==> flow/design.v <==
`timescale 1 ns / 1 ns
module FM_demodulator
          (
           clk,
           reset,
           clk_enable,
           inp_I,
           inp_Q,
           out_fm
          );
  input   clk;
  input   reset;
  input   clk_enable;
  input   signed [38:0] inp_I;   
  input   signed [38:0] inp_Q;   
  output  [12:0] out_fm;   
  wire enb;
  reg signed [38:0] Delay1_out1;   
  reg signed [38:0] Delay2_out1;   
  reg signed [38:0] Delay4_out1;   
  wire signed [31:0] Sum4_sub_cast;   
  wire signed [31:0] Sum4_sub_cast_1;   
  wire signed [31:0] Sum4_sub_temp;   
  wire signed [29:0] Sum4_out1;   
  wire signed [68:0] Product_mul_temp;   
  wire signed [32:0] Product_out1;   
  reg signed [38:0] Delay3_out1;   
  wire signed [30:0] Sum3_sub_cast;   
  wire signed [30:0] Sum3_sub_cast_1;   
  wire signed [30:0] Sum3_sub_temp;   
  wire signed [28:0] Sum3_out1;   
  wire signed [67:0] Product2_mul_temp;   
  wire signed [32:0] Product2_out1;   
  wire signed [31:0] Sum5_sub_cast;   
  wire signed [31:0] Sum5_sub_cast_1;   
  wire signed [31:0] Sum5_sub_temp;   
  wire [12:0] OUTPUT_rsvd;   
  reg [12:0] OUTPUT_rsvdreg;
  assign enb = clk_enable;
  always @(posedge clk or posedge reset)
    begin : Delay1_process
      if (reset == 1'b1) begin
        Delay1_out1 <= 39'sh0000000000;
      end
      else begin
        if (enb) begin
          Delay1_out1 <= inp_I;
        end
      end
    end
  always @(posedge clk or posedge reset)
    begin : Delay2_process
      if (reset == 1'b1) begin
        Delay2_out1 <= 39'sh0000000000;
      end
      else begin
        if (enb) begin
          Delay2_out1 <= inp_Q;
        end
      end
    end
  always @(posedge clk or posedge reset)
    begin : Delay4_process
      if (reset == 1'b1) begin
        Delay4_out1 <= 39'sh0000000000;
      end
      else begin
        if (enb) begin
          Delay4_out1 <= Delay2_out1;
        end
      end
    end
  assign Sum4_sub_cast = inp_Q[38:7];
  assign Sum4_sub_cast_1 = Delay4_out1[38:7];
  assign Sum4_sub_temp = Sum4_sub_cast - Sum4_sub_cast_1;
  assign Sum4_out1 = Sum4_sub_temp[29:0];
  assign Product_mul_temp = Delay1_out1 * Sum4_out1;
  assign Product_out1 = Product_mul_temp[66:34];
  always @(posedge clk or posedge reset)
    begin : Delay3_process
      if (reset == 1'b1) begin
        Delay3_out1 <= 39'sh0000000000;
      end
      else begin
        if (enb) begin
          Delay3_out1 <= Delay1_out1;
        end
      end
    end
  assign Sum3_sub_cast = inp_I[38:8];
  assign Sum3_sub_cast_1 = Delay3_out1[38:8];
  assign Sum3_sub_temp = Sum3_sub_cast - Sum3_sub_cast_1;
  assign Sum3_out1 = Sum3_sub_temp[28:0];
  assign Product2_mul_temp = Sum3_out1 * Delay2_out1;
  assign Product2_out1 = Product2_mul_temp[65:33];
  assign Sum5_sub_cast = {Product_out1[32], Product_out1[32:2]};
  assign Sum5_sub_cast_1 = {Product2_out1[32], Product2_out1[32:2]};
  assign Sum5_sub_temp = Sum5_sub_cast - Sum5_sub_cast_1;
  assign OUTPUT_rsvd = Sum5_sub_temp[29:17];
always @(posedge clk)
    begin : OUTPUT_rsvdreg_process    
        if (enb) begin
          OUTPUT_rsvdreg <= OUTPUT_rsvd;
       end
    end
  assign out_fm = OUTPUT_rsvdreg;
endmodule   
# == From RTL to reports: FM_demodulator ==
# Tool output for the design above, in the order of the flow.
# Lines are those of the file above, counted from 1.
# Cell names lack the library's common part.
# A cell with n/a has no value.
# design
top_module,FM_demodulator
clk_port,clk
cell_library,sky130hd
corner,tt_025C_1v80

# == After elaboration ==
# Yosys after proc, flatten, opt, wreduce and memory -nomap, before mapping. Enables and synchronous resets that opt folds into registers are not counted as muxes. Memory bits, and registers merged into a memory's read port (data or address), are not among the register bits. Print and check cells are not counted. Equal cells are merged and count once.
# op_classes
add_sub_neg,3
multipliers,2
# ops
cell,count
39-bit by 30-bit multiplier with 66-bit output,1
29-bit by 39-bit multiplier with 65-bit output,1
30-bit subtractor,2
29-bit subtractor,1
# word_totals
elab_cells,10
input_bits,81
out_inout_bits,13
regBits,165

# == Longest topological paths ==
# Depth = most cells in a row (Yosys ltp): at word level without a register or memory, in the mapped netlist without a sequential cell, where the memories' decode and read muxes count.
# logic_depth
depth_word,3
ABC_AREA,0
depth_mapped,61
depth_no_buf,60

# == Netlist ==
# The flow's flattened synthesis, as Yosys stat reports it; memories are mapped. The netlist is that of the ABC_AREA named above (0 if unset); the other value can give another one.
# Totals and module areas in this step are rounded.
# synth_totals
sequential_area_um2,3820
synth_area_um2,84200
flip_flops,150
buf_cells,495
stdcells,9256
# types
cell,count,area_total_um2
fa_1,2317,4.64E+04
inv_1,2538,9.53E+03
nand2_1,1707,6.41E+03
ha_1,452,5.66E+03
dfrtp_1,137,3.43E+03
and2_1,463,2.9E+03
clkbuf_1,473,1.78E+03
xnor2_1,116,1.02E+03
mux2_2,82,923.386
nor2b_1,103,644.368
o21ai_0,117,585.562
a21oi_1,116,580.557
nand2b_1,90,563.04
nor2_1,124,465.446
a21o_1,59,442.925
edfxtp_1,13,390.374
xor2_1,42,367.853
o21a_1,29,217.709
# Not listed: further types 47, cells in them 278.

# == Timing after synthesis ==
# OpenSTA on the mapped netlist: ideal clock, no wires. The path of least setup slack (recovery checks aside). Input and output delay are each 20% of the period. Register names are those of the netlist, which keeps one name where synthesis merged equal registers.
# synth_path
path_type,input-to-reg
start,input port inp_Q[7]
end,register OUTPUT_rsvdreg[12]
delay_ns,12.727
required_time_ns,24.732
period_ns,25.0
input_delay_ns,5.000
stages,57
setup_ns,0.268
path_buffers,2
slack_ns,7.274
t_arrival_ns,17.459
t_first_pin_ns,5.000
period_less_setup_slack_ns,17.726
# "delay_ns" = arrival - input delay + setup time.
# "stages" counts driving pins, that of a launching flip-flop among them; a cell with two outputs on the path counts twice.
# "period_less_setup_slack_ns" = period - worst setup slack (recovery checks aside). The figure is calculated, with input and output delays left at 20% of the set period.
# Between the ends stands the longest chain of elaborated cells between them, by number of cells; it is not shown to be the way that was timed. Of several equally long chains one is given.
# Each line given opens the expression or statement behind the cell; cells for indexed reads and writes are added by Yosys, which also makes memories of some case tables.
# synth_between
cell_sequence,inv_1 ha_1 fa_1 nor2b_1 o31ai_1 a2111oi_0 o311ai_0 a21boi_0 o21a_1 o21a_1 o21ai_0 nand2b_1 nand2_1 o221ai_1 xor2_1 clkbuf_1 clkbuf_1 nand2_1 (+21 left out) o21ai_0 nor2_1 o21a_1 xnor2_1 ha_1 a21o_1 a21o_1 o21ai_0 nor2b_1 o21a_1 nor4_1 a221oi_1 o21ai_2 a221o_1 a21oi_2 xnor3_1 xor3_1 xnor3_1
elab_chain_cells,3
cells_between,3
lines_between,3
cone_classes,add/sub: 2; mul: 1
# synth_rtl
element,line,rtl
"start, declared",15,input   signed [38:0] inp_Q;
30-bit subtractor,75,assign Sum4_sub_temp = Sum4_sub_cast - Sum4_sub_cast_1;
39-bit by 30-bit multiplier with 66-bit output,77,
30-bit subtractor,98,assign Sum5_sub_temp = Sum5_sub_cast - Sum5_sub_cast_1;
"end, assigned",103,OUTPUT_rsvdreg <= OUTPUT_rsvd;
"end, declared",38,reg [12:0] OUTPUT_rsvdreg;

# == Path in the finished layout ==
# Path of least setup slack in the final report of stored run 1 (OpenROAD, finished layout, wires in). Where an end is a register, its clock arrival counts in the times.
# layout_path
path_type,input-to-reg
start,input port inp_Q[9]
end,register OUTPUT_rsvdreg[12]
stages,57
t_first_pin_ns,4.70
period_ns,23.5
input_delay_ns,4.70
setup_ns,0.25
path_buffers,3
slack_ns,3.60
t_arrival_ns,20.18
required_time_ns,23.78
# Between the ends stands the longest chain of elaborated cells between them, by number of cells; it is not shown to be the way that was timed. Of several equally long chains one is given.
# layout_between
cell_sequence,clkdlybuf4s50_1 ha_1 nor2b_1 o31ai_1 a2111oi_0 buf_4 o311ai_0 a21boi_0 o21a_1 o21a_1 o21ai_0 nand2b_1 nand2_1 nand2b_1 a21oi_1 xnor2_2 buf_4 nand2_1 (+21 left out) o21ai_0 nor2_1 o21a_1 xnor2_1 ha_1 a21o_1 a21o_1 o21ai_0 nor2b_1 o21a_1 nor4_1 a221oi_1 o21ai_2 a221o_1 a21oi_2 xnor3_1 xor3_1 xnor3_1
elab_chain_cells,3
cells_between,3
lines_between,3
cone_classes,add/sub: 2; mul: 1
# layout_rtl
element,line,rtl
"start, declared",15,input   signed [38:0] inp_Q;
30-bit subtractor,75,assign Sum4_sub_temp = Sum4_sub_cast - Sum4_sub_cast_1;
39-bit by 30-bit multiplier with 66-bit output,77,
30-bit subtractor,98,assign Sum5_sub_temp = Sum5_sub_cast - Sum5_sub_cast_1;
"end, assigned",103,OUTPUT_rsvdreg <= OUTPUT_rsvd;
"end, declared",38,reg [12:0] OUTPUT_rsvdreg;

# Record of 3 stored runs of the RTL-to-layout flow on FM_demodulator, platform sky130hd. The runs are unordered. Constraints: input delay and output delay 20% of the set period each, output load 0.01 pF.
# "achievedPeriod_ns" is the run's clock period less its worst setup slack. It is reckoned from that one timing run; input and output delays stay at 20% of the period that was set.
# "worst_setup_path_time_ns": the worst setup path's part of the clock period (all of it between registers, 20% less for each end at a port) less its slack. A launch clock that arrives late makes it longer, a capture clock that arrives late makes it shorter.
# The measured numbers are rounded.
# A setting shown as n/a is not set for that run.
# Results: n/a = not shown.
run name,CORE_UTILIZATION,period_ns,CAP_MARGIN,CORE_MARGIN,SLEW_MARGIN,ABC_AREA,CELL_PAD_IN_SITES_DETAIL_PLACEMENT,CELL_PAD_IN_SITES_GLOBAL_PLACEMENT,CORE_ASPECT_RATIO,CTS_CLUSTER_DIAMETER,CTS_CLUSTER_SIZE,GPL_ROUTABILITY_DRIVEN,GPL_TIMING_DRIVEN,HOLD_SLACK_MARGIN,MAX_ROUTING_LAYER,MIN_ROUTING_LAYER,PLACE_DENSITY_LB_ADDON,SETUP_SLACK_MARGIN,TNS_END_PERCENT,timing.hold.ws_ns,design_die_area_um2,final_setup_tns_ns,stdcell_area_um2,worst_setup_path_time_ns,critical_path_kind,synthesis_area_um2,achievedPeriod_ns,util_pct,timing.setup.ws_ns
stored run 1,40,23.5,20,2,20,n/a,n/a,n/a,n/a,n/a,n/a,n/a,n/a,n/a,n/a,n/a,n/a,n/a,n/a,0.511,214000,0.000,89000,15.20,input-to-reg,84200,19.902,42.5,3.60
stored run 2,36,12.9,10,7,30,0,2,1,0.74,151,49,0,1,0.04,met4,met2,0.19,3.73,90,0.524,248000,-25.6,99400,12.84,input-to-reg,84200,15.418,42.8,-2.52
stored run 3,40,25.0,20,3,20,n/a,2,2,0.63,n/a,69,0,0,n/a,met5,met2,0.17,-1.69,95,n/a,n/a,n/a,n/a,n/a,n/a,n/a,n/a,n/a,n/a
# Stored run 3: no final report: routing broke off with GRT-0116
